==> flow/design.v <==
`timescale 1ns / 1ps
module dataReg #(parameter dataWidth=8)(
input i_clk,
input [dataWidth-1:0] i_data,
input i_data_valid,
output reg [dataWidth-1:0] o_data,
output reg o_data_valid
);
always @(posedge i_clk)
begin
    if(i_data_valid)
        o_data <= i_data;
    o_data_valid <= i_data_valid;
end
endmodule
`timescale 1ns / 1ps
module lineBuffer #(parameter dataWidth=8, imageWidth=512)(
input   i_clk,
input   [dataWidth-1:0] i_data,
input   i_data_valid,
output  [dataWidth-1:0] o_data,
output  o_data_valid
);
wire [dataWidth-1:0] w_data_out [imageWidth-1:0];
wire [imageWidth-1:0] w_data_valid;
assign o_data = w_data_out[imageWidth-1];
assign o_data_valid = w_data_valid[imageWidth-1];
generate
    genvar i;
    for(i=0;i<imageWidth;i=i+1)
    begin:loop
        if(i==0)
            dataReg #(.dataWidth(dataWidth))DR0(
                .i_clk(i_clk),
                .i_data(i_data),
                .i_data_valid(i_data_valid),
                .o_data(w_data_out[i]),
                .o_data_valid(w_data_valid[i])
            );
         else
            dataReg #(.dataWidth(dataWidth))DR(
                .i_clk(i_clk),
                .i_data(w_data_out[i-1]),
                .i_data_valid(i_data_valid),
                .o_data(w_data_out[i]),
                .o_data_valid(w_data_valid[i])
            );
    end
endgenerate
endmodule
`timescale 1ns / 1ps
module imageBuffer #(parameter dataWidth=1,kernelWidth=5,kernelHeight=5,imageWidth=256)(
input        i_clk,
input        i_rst,
input  [dataWidth-1:0] i_pixel_data,
input        i_pixel_data_valid,
output [kernelWidth*kernelHeight*dataWidth-1:0] o_data,
output       o_data_valid
);
integer counter;
integer outDataCounter;
reg data_valid_int;
always @(posedge i_clk)
if(i_rst)
begin
    counter <= 0;
    data_valid_int <= 1'b0;
end
else
begin
    if(i_pixel_data_valid & !data_valid_int)
        counter <= counter+1;
    else if(!i_pixel_data_valid & data_valid_int)
        counter <= counter-1;
    if(counter >= (((kernelHeight+1)/2)*imageWidth+(kernelWidth+1)/2))
        data_valid_int <= 1'b1;
    else
        data_valid_int <= 1'b0;
end
always @(posedge i_clk)
begin
    if(i_rst)
        outDataCounter <= 0;
    else if(outDataCounter==imageWidth-1 & data_valid_int)
        outDataCounter <= 0;
    else if(data_valid_int)
        outDataCounter <= outDataCounter+1;
end
assign o_data_valid = data_valid_int & (outDataCounter<imageWidth-kernelWidth+1);
wire [dataWidth-1:0] w_data_reg_out [kernelWidth*kernelHeight-1:0];
wire [kernelWidth*kernelHeight-1:0] w_data_reg_out_valid;
wire [dataWidth-1:0] line_buff_out [kernelHeight-2:0];
wire [kernelHeight-2:0] line_buff_out_valid;
generate
genvar i,j,k;
    for(i=kernelHeight-1;i>=0;i=i-1)
    begin:l1
        for(j=kernelWidth-1;j>=0;j=j-1)
        begin:l2
            for(k=0;k<dataWidth;k=k+1)
            begin:l3
                assign o_data[(kernelHeight-1-i)*kernelWidth*dataWidth+(kernelWidth-1-j)*dataWidth+k] = w_data_reg_out[i*kernelWidth+j][k];
            end
        end
    end
endgenerate
generate
    for(i=0;i<kernelHeight;i=i+1)
    begin:oloop
        for(j=0;j<kernelWidth;j=j+1)
        begin:iloop
            if(i==0&j==0)  
            begin
                dataReg #(.dataWidth(dataWidth))dR0(
                    .i_clk(i_clk),
                    .i_data(i_pixel_data),  
                    .i_data_valid(i_pixel_data_valid),
                    .o_data(w_data_reg_out[i*kernelWidth+j]),
                    .o_data_valid(w_data_reg_out_valid[i*kernelWidth+j])
                );
            end
            else if(j==0)  
            begin
                dataReg #(.dataWidth(dataWidth))dR1(
                    .i_clk(i_clk),
                    .i_data(line_buff_out[i-1]),  
                    .i_data_valid(i_pixel_data_valid),
                    .o_data(w_data_reg_out[i*kernelWidth+j]),
                    .o_data_valid(w_data_reg_out_valid[i*kernelWidth+j])
                );
            end
            else 
            begin
                dataReg #(.dataWidth(dataWidth))dR2(
                    .i_clk(i_clk),
                    .i_data(w_data_reg_out[i*kernelWidth+j-1]),  
                    .i_data_valid(i_pixel_data_valid),
                    .o_data(w_data_reg_out[i*kernelWidth+j]),
                    .o_data_valid(w_data_reg_out_valid[i*kernelWidth+j])
                );
            end
        end
    end
endgenerate
generate
    for(i=0;i<kernelHeight-1;i=i+1)
    begin:loop
        if(i==0)
        begin
            lineBuffer #(.dataWidth(dataWidth),.imageWidth(imageWidth-kernelWidth))lB0(
                .i_clk(i_clk),
                .i_data(w_data_reg_out[kernelWidth-1]),
                .i_data_valid(i_pixel_data_valid),
                .o_data(line_buff_out[i]),
                .o_data_valid(line_buff_out_valid[i])
            );
        end
        else
        begin
            lineBuffer #(.dataWidth(dataWidth),.imageWidth(imageWidth-kernelWidth))lB(
                .i_clk(i_clk),
                .i_data(w_data_reg_out[(i+1)*kernelWidth-1]),
                .i_data_valid(i_pixel_data_valid),
                .o_data(line_buff_out[i]),
                .o_data_valid(line_buff_out_valid[i])
            );        
        end
    end
endgenerate
endmodule
`timescale 1ns / 1ps
module imageBuffer2 #(parameter dataWidth=1,kernelWidth=2,kernelHeight=2,imageWidth=256)(
input        i_clk,
input        i_rst,
input  [dataWidth-1:0] i_pixel_data,
input        i_pixel_data_valid,
output [kernelWidth*kernelHeight*dataWidth-1:0] o_data,
output  reg  o_data_valid
);
integer counter;
always @(posedge i_clk)
if(i_rst)
begin
    counter <= 0;
    o_data_valid <= 1'b0;
end
else
begin
    if(i_pixel_data_valid & !o_data_valid)
        counter <= counter+1;
    else if(!i_pixel_data_valid & o_data_valid)
        counter <= counter-1;
    if(counter == (((kernelHeight)/2)*imageWidth+((kernelWidth)/2)) & i_pixel_data_valid)
        o_data_valid <= 1'b1;
    else if(counter > (((kernelHeight)/2)*imageWidth+(kernelWidth)/2))
        o_data_valid <= 1'b1;
    else
        o_data_valid <= 1'b0;
end
wire [dataWidth-1:0] w_data_reg_out [kernelWidth*kernelHeight-1:0];
wire [kernelWidth*kernelHeight-1:0] w_data_reg_out_valid;
wire [dataWidth-1:0] line_buff_out [kernelHeight-2:0];
wire [kernelHeight-2:0] line_buff_out_valid;
generate
genvar i,j,k;
    for(i=kernelHeight-1;i>=0;i=i-1)
    begin:l1
        for(j=kernelWidth-1;j>=0;j=j-1)
        begin:l2
            for(k=0;k<dataWidth;k=k+1)
            begin:l3
                assign o_data[(kernelHeight-1-i)*kernelWidth*dataWidth+(kernelWidth-1-j)*dataWidth+k] = w_data_reg_out[i*kernelWidth+j][k];
            end
        end
    end
endgenerate
generate
    for(i=0;i<kernelHeight;i=i+1)
    begin:oloop
        for(j=0;j<kernelWidth;j=j+1)
        begin:iloop
            if(i==0&j==0)  
            begin
                dataReg #(.dataWidth(dataWidth))dR0(
                    .i_clk(i_clk),
                    .i_data(i_pixel_data),  
                    .i_data_valid(i_pixel_data_valid),
                    .o_data(w_data_reg_out[i*kernelWidth+j]),
                    .o_data_valid(w_data_reg_out_valid[i*kernelWidth+j])
                );
            end
            else if(j==0)  
            begin
                dataReg #(.dataWidth(dataWidth))dR1(
                    .i_clk(i_clk),
                    .i_data(line_buff_out[i-1]),  
                    .i_data_valid(i_pixel_data_valid),
                    .o_data(w_data_reg_out[i*kernelWidth+j]),
                    .o_data_valid(w_data_reg_out_valid[i*kernelWidth+j])
                );
            end
            else 
            begin
                dataReg #(.dataWidth(dataWidth))dR2(
                    .i_clk(i_clk),
                    .i_data(w_data_reg_out[i*kernelWidth+j-1]),  
                    .i_data_valid(i_pixel_data_valid),
                    .o_data(w_data_reg_out[i*kernelWidth+j]),
                    .o_data_valid(w_data_reg_out_valid[i*kernelWidth+j])
                );
            end
        end
    end
endgenerate
generate
    for(i=0;i<kernelHeight-1;i=i+1)
    begin:loop
        if(i==0)
        begin
            lineBuffer #(.dataWidth(dataWidth),.imageWidth(imageWidth))lB0(
                .i_clk(i_clk),
                .i_data(i_pixel_data),
                .i_data_valid(i_pixel_data_valid),
                .o_data(line_buff_out[i]),
                .o_data_valid(line_buff_out_valid[i])
            );
        end
        else
        begin
            lineBuffer #(.dataWidth(dataWidth),.imageWidth(imageWidth))lB(
                .i_clk(i_clk),
                .i_data(line_buff_out[i-1]),
                .i_data_valid(i_pixel_data_valid),
                .o_data(line_buff_out[i]),
                .o_data_valid(line_buff_out_valid[i])
            );        
        end
    end
endgenerate
endmodule
`timescale 1ns / 1ps
module Convolution #(parameter ConvData=1)(
input i_clk,
input i_rst,
input i_data_valid,
input [71:0]i_data,
output reg o_data_valid,
output reg [23:0]o_data
    );
  integer i;
  reg [23:0] sum,mul;reg [23:0] BiasAdd,x;
  function [15:0] coeff;
    input integer n;
    case(n)
        0: coeff = 16'b1001011101000;
        1: coeff = 16'b1010001110000;
        2: coeff = 16'b111011010110;
        3: coeff = 16'b1100100101010;
        4: coeff = 16'b11111100;
        5: coeff = 16'b1001001111111;
        6: coeff = 16'b1100011011100;
        7: coeff = 16'b110010000000;
        8: coeff = 16'b1010010110010;
        9: coeff = 16'b1110111110101011;
        10: coeff = 16'b11100110000;
        11: coeff = 16'b1111011100111111;
        12: coeff = 16'b10101010010;
        13: coeff = 16'b1100100101011;
        14: coeff = 16'b101100111100;
        15: coeff = 16'b100001010000;
        16: coeff = 16'b111101000111;
        17: coeff = 16'b110011011000;
        18: coeff = 16'b1000100101000;
        19: coeff = 16'b10110111;
        20: coeff = 16'b1101011111000110;
        21: coeff = 16'b1001001010110;
        22: coeff = 16'b101110100001;
        23: coeff = 16'b1101101111101010;
        24: coeff = 16'b111001110000;
        25: coeff = 16'b1001111001100;
        26: coeff = 16'b1101111001111011;
        default: coeff = 16'b0;
    endcase
  endfunction
  function [23:0] bias;
    input integer n;
    case(n)
        0: bias = 24'b1011000100;
        1: bias = 24'b111111111011001001000010;
        2: bias = 24'b101000010000101;
        default: bias = 24'b0;
    endcase
  endfunction
wire [23:0] b_sel = bias(ConvData-1);
always@(posedge i_clk)
o_data_valid <= i_rst ? 1'b0 : i_data_valid;
always@(posedge i_clk)
begin
 sum = 0;x=0;
    for(i=9*(ConvData-1);i<(9*ConvData);i=i+1)
    begin
        mul = $signed(i_data[(i-(9*(ConvData-1)))*8+:8])*$signed(coeff(i));
        x=$signed(x)+$signed(mul);             
    end
    sum =  $signed(x);
    BiasAdd <= $signed(sum) + $signed(b_sel); 
         if(!b_sel[23] &!sum[23] & BiasAdd[23])  
               begin
                   o_data[23] <= 1'b0;
                   o_data[22:0] <= {23{1'b1}};
               end
           else if(b_sel[23] & sum[23] &  !BiasAdd[23])  
               begin
                   o_data[23] <= 1'b1;
                   o_data[22:0] <= {23{1'b0}};
               end
           else
                   o_data <= BiasAdd;
 end 
endmodule
`timescale 1ns / 1ps
module ReLu  #(parameter dataWidth=16,weightIntWidth=4) (
    input           clk,
    input           rst,
    input   [2*dataWidth-1:0]   ReLu_Input,
    input relu_data_valid_In,
    output reg relu_data_valid_Out,
    output  reg [dataWidth+3:0]  out
);
always @(posedge clk)
begin
    relu_data_valid_Out <= rst ? 1'b0 : relu_data_valid_In;
    if($signed(ReLu_Input) >= 0)
    begin
        if(|ReLu_Input[2*dataWidth-1-:weightIntWidth+1])  
            out <= {1'b0,{(dataWidth+3){1'b1}}};  
        else
            out <= ReLu_Input[2*dataWidth-2-weightIntWidth-:dataWidth+4];
    end
    else 
        out <= 0;      
end
endmodule
`timescale 1ns / 1ps
module maxpoolLogic #(parameter imageWidth=256)(
input   i_clk,
input   i_reset_n,
input   i_data_valid,
output o_data_valid
    );
 reg count;
 integer pixelCounter;
 assign o_data_valid = (i_data_valid && (pixelCounter<26) && count);
 always @(posedge i_clk)
 if(!i_reset_n)
 begin
    pixelCounter <= 0;
    count <= 1'b0;
 end
 else
 begin
    if(i_data_valid && pixelCounter == (2*imageWidth-1))
        pixelCounter <= 0;
    else if(i_data_valid) begin
        pixelCounter <= pixelCounter + 1;
    end
    if(i_data_valid)
        count <= ~count;
 end
 endmodule
`timescale 1ns / 1ps
module maxPooler(
    input   i_clk,
    input   i_rst,
    input[63:0] i_data_MP,
    input i_data_valid_MP,
    output reg [15:0] out_data_MP,
    output out_data_valid
    );
    integer i;
    reg [15:0] largest;
    always @(posedge i_clk) begin
        if(i_data_valid_MP)begin
            largest = i_data_MP[15:0];
            for(i=0;i<4;i=i+1)
            begin
                if(i_data_MP[16*i +: 16] > largest)
                    largest = i_data_MP[i*16+:16];
            end
            out_data_MP <= largest;
        end
    end
 maxpoolLogic  #(.imageWidth(26)) MDL(
    .i_clk(i_clk),
    .i_reset_n(!i_rst),
    .i_data_valid(i_data_valid_MP),
    .o_data_valid(out_data_valid)
 );
endmodule
`timescale 1ns / 1ps
module Conv_ReLu_MaxPool #(parameter ConvKernel=1)
                           (input[71:0] inputData,
                           input inputValid,
                           input clk,
                           input rst,
                           output[15:0] MP_Out,
                           output MPOut_valid
    );
    wire out_data_valid;
    wire[71:0] out_data;
    wire data_conv_valid;
    wire[23:0] conv_data;
    wire relu_data_valid_Out;
    wire[15:0]relu_out;
    wire[63:0] Out;
    wire Out_valid;
    Convolution #(.ConvData(ConvKernel))conv (
    .i_clk(clk),
    .i_rst(rst),
    .i_data_valid(inputValid),
    .i_data(inputData),
    .o_data_valid(data_conv_valid),
    .o_data(conv_data)
        );
    ReLu  #(.dataWidth(12),.weightIntWidth(0)) ReLu 
        (.clk(clk), .rst(rst),
        .ReLu_Input(conv_data),
        .relu_data_valid_In(data_conv_valid),
        .relu_data_valid_Out(relu_data_valid_Out),
        .out(relu_out));
     imageBuffer2 #(.dataWidth(16),.kernelWidth(2),.kernelHeight(2),.imageWidth(26)) IB2 (
               . i_clk(clk),
               .i_rst(rst),
               .i_pixel_data(relu_out),
               .i_pixel_data_valid(relu_data_valid_Out),
               .o_data(Out), 
               .o_data_valid(Out_valid) 
             );
      maxPooler MP(
                 .i_clk(clk),
                 .i_rst(rst),
                 .i_data_MP(Out),
                 .i_data_valid_MP(Out_valid),
                 .out_data_MP(MP_Out),
                 .out_data_valid(MPOut_valid)
                 );
endmodule
`timescale 1ns / 1ps
module cnn_layer1 (
    input         clk,
    input         rst,
    input  [7:0]  pix_in,
    input         pix_valid,
    output [15:0] mp_out0,
    output        mp_valid0,
    output [15:0] mp_out1,
    output        mp_valid1,
    output [15:0] mp_out2,
    output        mp_valid2
);
    wire [71:0] win_data;
    wire        win_valid;
    imageBuffer #(.dataWidth(8),.kernelWidth(3),.kernelHeight(3),.imageWidth(28)) IB (
        .i_clk(clk),
        .i_rst(rst),
        .i_pixel_data(pix_in),
        .i_pixel_data_valid(pix_valid),
        .o_data(win_data),
        .o_data_valid(win_valid)
    );
    Conv_ReLu_MaxPool #(.ConvKernel(1)) CRM1 (
        .inputData(win_data), .inputValid(win_valid), .clk(clk), .rst(rst),
        .MP_Out(mp_out0), .MPOut_valid(mp_valid0));
    Conv_ReLu_MaxPool #(.ConvKernel(2)) CRM2 (
        .inputData(win_data), .inputValid(win_valid), .clk(clk), .rst(rst),
        .MP_Out(mp_out1), .MPOut_valid(mp_valid1));
    Conv_ReLu_MaxPool #(.ConvKernel(3)) CRM3 (
        .inputData(win_data), .inputValid(win_valid), .clk(clk), .rst(rst),
        .MP_Out(mp_out2), .MPOut_valid(mp_valid2));
endmodule
Tool chain data of cnn_layer1
Tool output for the design above, in the order of the flow.
Lines are those of the file above, counted from 1.
Cell names lack the library's common part.
{"block": "design", "top": "cnn_layer1", "clock_port": "clk", "lib": "sky130hd", "pvt_corner": "tt_025C_1v80"}

Word level
Source: Yosys, flattened and elaborated. Widths are those after wreduce. Registers that Yosys merges into a memory's read port (data or address) are not register bits. Print and check cells do not count. Equal cells are merged and count once.
{"block": "classes", "cmp": 20, "reduce_logical": 29, "muxes": 36, "n_eq": 7, "shifts": 0, "addsub": 39, "div_mod_pow": 0, "n_logic": 22, "n_mul": 27}
{"block": "op_table", "operator": "multiplier 8 x 13 -> 21 bit with constant B", "n": 6}
{"block": "op_table", "operator": "multiplier 8 x 14 -> 22 bit with constant B", "n": 5}
{"block": "op_table", "operator": "multiplier 8 x 11 -> 19 bit with constant B", "n": 4}
{"block": "op_table", "operator": "multiplier 8 x 12 -> 20 bit with constant B", "n": 3}
{"block": "op_table", "operator": "multiplier 8 x 9 -> 17 bit with constant B", "n": 3}
{"block": "op_table", "operator": "multiplier 8 x 10 -> 18 bit with constant B", "n": 2}
{"block": "op_table", "operator": "2-to-1 mux 16 bit", "n": 18}
{"block": "op_table", "operator": "adder 32 x 2 -> 32 bit with constant B", "n": 8}
{"block": "op_table", "operator": "2-to-1 mux 32 bit", "n": 8}
{"block": "op_table", "operator": "multiplier 8 x 15 -> 23 bit with constant B", "n": 1}
{"block": "op_table", "operator": "adder 24 x 21 -> 24 bit", "n": 7}
{"block": "op_table", "operator": "adder 24 x 22 -> 24 bit", "n": 7}
{"block": "op_table", "operator": "greater-than comparator 16 bit", "n": 9}
{"block": "op_table", "operator": "subtractor 32 x 2 -> 32 bit with constant B", "n": 4}
{"block": "op_table", "operator": "less-than comparator 32 x 6 -> 1 bit with constant B", "n": 4}
{"block": "op_table", "operator": "equality test 32 x 6 -> 1 bit with constant B", "n": 4}
{"block": "op_table", "operator": "multiplier 8 x 8 -> 16 bit with constant B", "n": 1}
{"block": "op_table", "operator": "multiplier 8 x 7 -> 15 bit with constant B", "n": 1}
{"block": "op_table", "operator": "greater-than comparator 32 x 6 -> 1 bit with constant B", "n": 3}
{"block": "op_table", "operator": "equality test 32 x 7 -> 1 bit with constant B", "n": 3}
{"block": "op_table", "operator": "multiplier 8 x 6 -> 14 bit with constant B", "n": 1}
{"block": "op_table", "operator": "greater-or-equal comparator 24 x 1 -> 1 bit with constant B", "n": 3}
{"block": "op_table", "operator": "adder 23 x 21 -> 24 bit", "n": 2}
{"block": "op_table", "operator": "adder 24 x 16 -> 24 bit with constant B", "n": 2}
{"block": "op_table", "operator": "adder 24 x 23 -> 24 bit", "n": 2}
{"block": "op_table", "operator": "2-to-1 mux 15 bit", "n": 3}
{"block": "op_table", "operator": "greater-or-equal comparator 32 x 7 -> 1 bit with constant B", "n": 1}
{"block": "op_table", "operator": "adder 23 x 23 -> 24 bit", "n": 1}
Not listed: further kinds 13, cells in them 64.
{"block": "bits", "mem_count": 0, "mem_bits_ro": 0, "latchBits": 0, "clocked_rd_ports_x_width": 0, "regBits": 2321, "ramBits": 0, "inputBits": 11}

Logic depth
Longest topological path by Yosys (ltp), each cell counted once; first at word level (registers and memories cut), then after technology mapping (sequential cells cut; the memories' decode and read muxes count).
{"block": "logic_depth", "word_depth": 11, "abc_area": 0, "depth_mapped": 46, "ltp_nobuf": 45}

Synthesis result
Yosys stat after the flow's synthesis: flattened, memories mapped to cells. It holds for the ABC_AREA given above (unset counts as 0); a run with the other value may have another netlist.
{"block": "mapped", "cell_count": 10521, "seq_area_um2": 64281.7, "flip_flops": 2279, "yosys_area_um2": 135615.1, "buf_cells": 95}
{"block": "types", "cell": "edfxtp_1", "n": 1864}
{"block": "types", "cell": "fa_1", "n": 1123}
{"block": "types", "cell": "ha_1", "n": 1466}
{"block": "types", "cell": "dfxtp_1", "n": 415}
{"block": "types", "cell": "inv_1", "n": 1964}
{"block": "types", "cell": "xnor2_1", "n": 346}
{"block": "types", "cell": "a21oi_1", "n": 413}
{"block": "types", "cell": "nor2_1", "n": 550}
{"block": "types", "cell": "xor2_1", "n": 229}
{"block": "types", "cell": "mux2i_1", "n": 129}
{"block": "types", "cell": "nand2_1", "n": 274}
{"block": "types", "cell": "a21o_1", "n": 136}
{"block": "types", "cell": "o21ai_0", "n": 197}
{"block": "types", "cell": "nor2b_1", "n": 129}
{"block": "types", "cell": "mux2_2", "n": 54}
{"block": "types", "cell": "nand3_1", "n": 107}
{"block": "types", "cell": "o21bai_1", "n": 70}
{"block": "types", "cell": "nand4_1", "n": 83}
Not listed: further types 79, cells in them 972.
By module: a second synthesis without flattening, with its own total; a netlist apart from the flattened one above.
{"block": "hier_totals", "hier_cells": 11829, "area_unflattened_um2": 150150.3}
Rows give one instance, submodules left out.
{"block": "modules", "module": "dataReg (dataWidth=16)", "n_inst": 90, "area_um2": 500.5, "cells": 17}
{"block": "modules", "module": "Convolution (ConvData=3)", "n_inst": 1, "area_um2": 21750.9, "cells": 2255}
{"block": "modules", "module": "Convolution (ConvData=2)", "n_inst": 1, "area_um2": 20103.0, "cells": 2003}
{"block": "modules", "module": "Convolution (ConvData=1)", "n_inst": 1, "area_um2": 19802.7, "cells": 2138}
{"block": "modules", "module": "dataReg (dataWidth=8)", "n_inst": 59, "area_um2": 260.2, "cells": 9}
{"block": "modules", "module": "maxPooler", "n_inst": 3, "area_um2": 2910.3, "cells": 345}
{"block": "modules", "module": "imageBuffer2", "n_inst": 3, "area_um2": 2829.0, "cells": 360}
{"block": "modules", "module": "maxpoolLogic (imageWidth=26)", "n_inst": 3, "area_um2": 1696.6, "cells": 199}
{"block": "modules", "module": "imageBuffer", "n_inst": 1, "area_um2": 4316.6, "cells": 555}
{"block": "modules", "module": "ReLu", "n_inst": 3, "area_um2": 490.5, "cells": 35}
{"block": "modules", "module": "lineBuffer", "n_inst": 3, "area_um2": 0.0, "cells": 0}
{"block": "modules", "module": "lineBuffer", "n_inst": 2, "area_um2": 0.0, "cells": 0}
{"block": "modules", "module": "Conv_ReLu_MaxPool (ConvKernel=1)", "n_inst": 1, "area_um2": 0.0, "cells": 0}
{"block": "modules", "module": "Conv_ReLu_MaxPool (ConvKernel=2)", "n_inst": 1, "area_um2": 0.0, "cells": 0}
Modules not listed: 2.

Path before layout
OpenSTA on the mapped netlist: ideal clock, no wires. The path of least setup slack (recovery checks aside). Input and output delay are each 20% of the period. Register names are those of the netlist, which keeps one name where synthesis merged equal registers.
{"block": "synth_timing", "path_kind": "flip-flop to flip-flop", "start": "register CRM2.ReLu.relu_data_valid_Out", "end": "register CRM2.IB2.counter[31]", "path_slack_ps": -22640, "t_first_pin_ps": 0, "path_stages": 14, "t_arrival_ps": 36513, "path_delay_ps": 36641, "tclk_ps": 14000, "required_ps": 13872, "period_less_setup_slack_ps": 36640}
"path_delay_ps" is the arrival time less input delay plus setup time.
"path_stages": output pins that drive a net of the path, with the launching flip-flop's if there is one; two outputs of one cell count as two.
"period_less_setup_slack_ps" is the clock period less the worst setup slack; recovery checks do not enter. This is arithmetic on one report: input and output delays are still those of the set period (20% each).
The rows between start and end are the longest chain of elaborated cells between them; the timing report does not say that the signal goes this way. Where chains are equally long, one stands for them.
Each line given opens the expression or statement behind the cell; cells for indexed reads and writes are added by Yosys, which also makes memories of some case tables.
At most two assigning lines are given for a register; there are more.
{"block": "synth_via", "cell_sequence": "dfxtp_1 > ha_1 > inv_1 > ha_1 > or3_1 > o221a_2 > o31a_1 > a31oi_1 > o41a_1 > a21oi_1 > a41oi_1 > mux2_2 > xnor2_1 > nor2_1", "elab_chain_cells": 4}
{"block": "synth_rtl", "item": "from (decl)", "line": 367, "text": "output reg relu_data_valid_Out,"}
{"block": "synth_rtl", "item": "from (assign)", "line": 372, "text": "relu_data_valid_Out <= rst ? 1'b0 : relu_data_valid_In;"}
{"block": "synth_rtl", "item": "zero test 1 bit", "line": 191, "text": "else if(!i_pixel_data_valid & o_data_valid)"}
{"block": "synth_rtl", "item": "bitwise AND 1 bit", "line": 191}
{"block": "synth_rtl", "item": "2-to-1 mux 32 bit", "line": 191}
{"block": "synth_rtl", "item": "2-to-1 mux 32 bit", "line": 189, "text": "if(i_pixel_data_valid & !o_data_valid)"}
{"block": "synth_rtl", "item": "to (assign)", "line": 190, "text": "counter <= counter+1;"}
{"block": "synth_rtl", "item": "to (assign)", "line": 192, "text": "counter <= counter-1;"}
{"block": "synth_rtl", "item": "to (decl)", "line": 180, "text": "integer counter;"}

Worst path after layout
Path of least setup slack in the final report of run 1 (OpenROAD, finished layout, wires in). Where an end is a register, its clock arrival counts in the times.
The path's times are printed in steps of 10 ps; the period is the one set.
{"block": "layout_timing", "path_kind": "flip-flop to flip-flop", "start": "register IB.oloop[1].iloop[0].genblk1.genblk1.dR1.o_data[1]", "end": "register CRM2.conv.o_data[14]", "path_slack_ps": 7490, "required_ps": 20910, "path_stages": 43, "tclk_ps": 20200, "t_first_pin_ps": 900, "t_arrival_ps": 13420}
The rows between start and end are the longest chain of elaborated cells between them; the timing report does not say that the signal goes this way. Where chains are equally long, one stands for them.
At most two assigning lines are given for a register; there are more.
{"block": "layout_via", "cell_sequence": "edfxtp_1 > ha_1 > inv_1 > fa_1 > inv_1 > ha_1 > inv_1 > fa_1 > inv_1 > ha_1 > inv_1 > fa_1 > nor2b_1 > o21ai_0 > a21boi_0 > o21ai_0 > a21boi_0 > o21ai_0 > [7 not listed] > fa_1 > inv_1 > fa_1 > inv_1 > fa_1 > fa_1 > fa_1 > inv_1 > fa_1 > ha_1 > nand4_1 > nor4_1 > o31ai_1 > o21bai_1 > a21oi_1 > xnor2_1 > and2b_1 > and2b_1", "elab_chain_cells": 6}
{"block": "layout_rtl", "item": "from (decl)", "line": 6, "text": "output reg [dataWidth-1:0] o_data,"}
{"block": "layout_rtl", "item": "from (assign)", "line": 12, "text": "o_data <= i_data;"}
{"block": "layout_rtl", "item": "multiplier 8 x 11 -> 19 bit", "line": 342, "text": "mul = $signed(i_data[(i-(9*(ConvData-1)))*8+:8])*$signed(coeff(i));"}
{"block": "layout_rtl", "item": "adder 24 x 21 -> 24 bit (4 in a row)", "line": 343, "text": "x=$signed(x)+$signed(mul);"}
{"block": "layout_rtl", "item": "bitwise AND 1 bit", "line": 352, "text": "else if(b_sel[23] & sum[23] &  !BiasAdd[23])"}
{"block": "layout_rtl", "item": "to (assign)", "line": 350, "text": "o_data[22:0] <= {23{1'b1}};"}
{"block": "layout_rtl", "item": "to (assign)", "line": 358, "text": "o_data <= BiasAdd;"}
{"block": "layout_rtl", "item": "to (decl)", "line": 288, "text": "output reg [23:0]o_data"}

Lab notebook: cnn_layer1

3 stored runs of cnn_layer1 in the flow (synthesis by Yosys, layout by OpenROAD, sky130hd cells), in arbitrary order. Constraints: input delay and output delay 20% of the set period each, output load 0.01 pF.
"period_reached_ps" means the clock period less the worst setup slack. The figure is calculated, with input and output delays left at 20% of the set period.
By "worst_path_time_ps" is meant the share of the clock period that the worst setup path is allowed (20% is reserved at inputs, 20% at outputs), minus its slack. Clock arrival times at its registers enter into it.
"worst_path_time_ps" is known to 10 ps.

Run 1
==> flow/run.sh <==
#!/bin/bash
# the make line also repeats the synthesis and layout settings of config.mk as NAME=value (left out here)
make -C /OpenROAD-flow-scripts/flow DESIGN_CONFIG=/design/flow/config.mk WORK_HOME=/design/flow/orfs CLKGATE_MAP_FILE= finish
==> flow/config.mk <==
export PLATFORM = sky130hd
export DESIGN_NAME = cnn_layer1
export DESIGN_NICKNAME = cnn_layer1
export VERILOG_FILES = /design/flow/design.v
export SDC_FILE = /design/flow/constraint.sdc
export NUM_CORES = 4
export LEC_CHECK = 0
export CAP_MARGIN = 20
export CELL_PAD_IN_SITES_DETAIL_PLACEMENT = 0
export CORE_MARGIN = 2
export CORE_UTILIZATION = 60
export PLACE_DENSITY = 0.75
export SETUP_SLACK_MARGIN = 0.76
export SLEW_MARGIN = 20
==> flow/constraint.sdc <==
create_clock -name core_clock -period 20.2 [get_ports {clk}]
set_input_delay 4.0400 -clock core_clock [delete_from_list [all_inputs] [get_ports {clk}]]
set_output_delay 4.0400 -clock core_clock [all_outputs]
set_load 0.01 [all_outputs]

==> results of run 1, as JSON <==
{
  "post_route_stdcell_area_um2": 148275.0,
  "worst_path_time_ps": 12710,
  "critical_path_type": "flip-flop to flip-flop",
  "fin_util_pct": 66.0,
  "period_reached_ps": 12712,
  "holdWs_ps": 336,
  "final_die_area_um2": 229844.0,
  "setup_worst_slack_ps": 7488,
  "synthArea_um2": 135615.1
}

Run 2
==> flow/run.sh <==
#!/bin/bash
# the make line also repeats the synthesis and layout settings of config.mk as NAME=value (left out here)
make -C /OpenROAD-flow-scripts/flow DESIGN_CONFIG=/design/flow/config.mk WORK_HOME=/design/flow/orfs CLKGATE_MAP_FILE= finish
==> flow/config.mk <==
export PLATFORM = sky130hd
export DESIGN_NAME = cnn_layer1
export DESIGN_NICKNAME = cnn_layer1
export VERILOG_FILES = /design/flow/design.v
export SDC_FILE = /design/flow/constraint.sdc
export NUM_CORES = 4
export LEC_CHECK = 0
export CAP_MARGIN = 20
export CORE_MARGIN = 2
export CORE_UTILIZATION = 40
export PLACE_DENSITY = 0.6
export SLEW_MARGIN = 20
==> flow/constraint.sdc <==
create_clock -name core_clock -period 12.7 [get_ports {clk}]
set_input_delay 2.5400 -clock core_clock [delete_from_list [all_inputs] [get_ports {clk}]]
set_output_delay 2.5400 -clock core_clock [all_outputs]
set_load 0.01 [all_outputs]

==> results of run 2, as JSON <==
{
  "post_route_stdcell_area_um2": 151224.0,
  "worst_path_time_ps": 11960,
  "critical_path_type": "flip-flop to flip-flop",
  "fin_util_pct": 44.9,
  "period_reached_ps": 11964,
  "holdWs_ps": 342,
  "final_die_area_um2": 343713.0,
  "setup_worst_slack_ps": 736,
  "synthArea_um2": 135615.1
}

Run 3
==> flow/run.sh <==
#!/bin/bash
# the make line also repeats the synthesis and layout settings of config.mk as NAME=value (left out here)
make -C /OpenROAD-flow-scripts/flow DESIGN_CONFIG=/design/flow/config.mk WORK_HOME=/design/flow/orfs CLKGATE_MAP_FILE= finish
==> flow/config.mk <==
export PLATFORM = sky130hd
export DESIGN_NAME = cnn_layer1
export DESIGN_NICKNAME = cnn_layer1
export VERILOG_FILES = /design/flow/design.v
export SDC_FILE = /design/flow/constraint.sdc
export NUM_CORES = 4
export LEC_CHECK = 0
export CAP_MARGIN = 20
export CELL_PAD_IN_SITES_GLOBAL_PLACEMENT = 3
export CORE_MARGIN = 2
export CORE_UTILIZATION = 40
export CTS_CLUSTER_SIZE = 31
export GPL_ROUTABILITY_DRIVEN = 0
export HOLD_SLACK_MARGIN = -0.09
export MAX_ROUTING_LAYER = met4
export SETUP_SLACK_MARGIN = 1.8
export SLEW_MARGIN = 20
export TNS_END_PERCENT = 65
==> flow/constraint.sdc <==
create_clock -name core_clock -period 14.0 [get_ports {clk}]
set_input_delay 2.8000 -clock core_clock [delete_from_list [all_inputs] [get_ports {clk}]]
set_output_delay 2.8000 -clock core_clock [all_outputs]
set_load 0.01 [all_outputs]

==> results of run 3, as JSON <==
{
  "post_route_stdcell_area_um2": 151609.0,
  "worst_path_time_ps": 11700,
  "critical_path_type": "flip-flop to flip-flop",
  "fin_util_pct": 45.0,
  "period_reached_ps": 11704,
  "holdWs_ps": 358,
  "final_die_area_um2": 343713.0,
  "setup_worst_slack_ps": 2296,
  "synthArea_um2": 135615.1
}
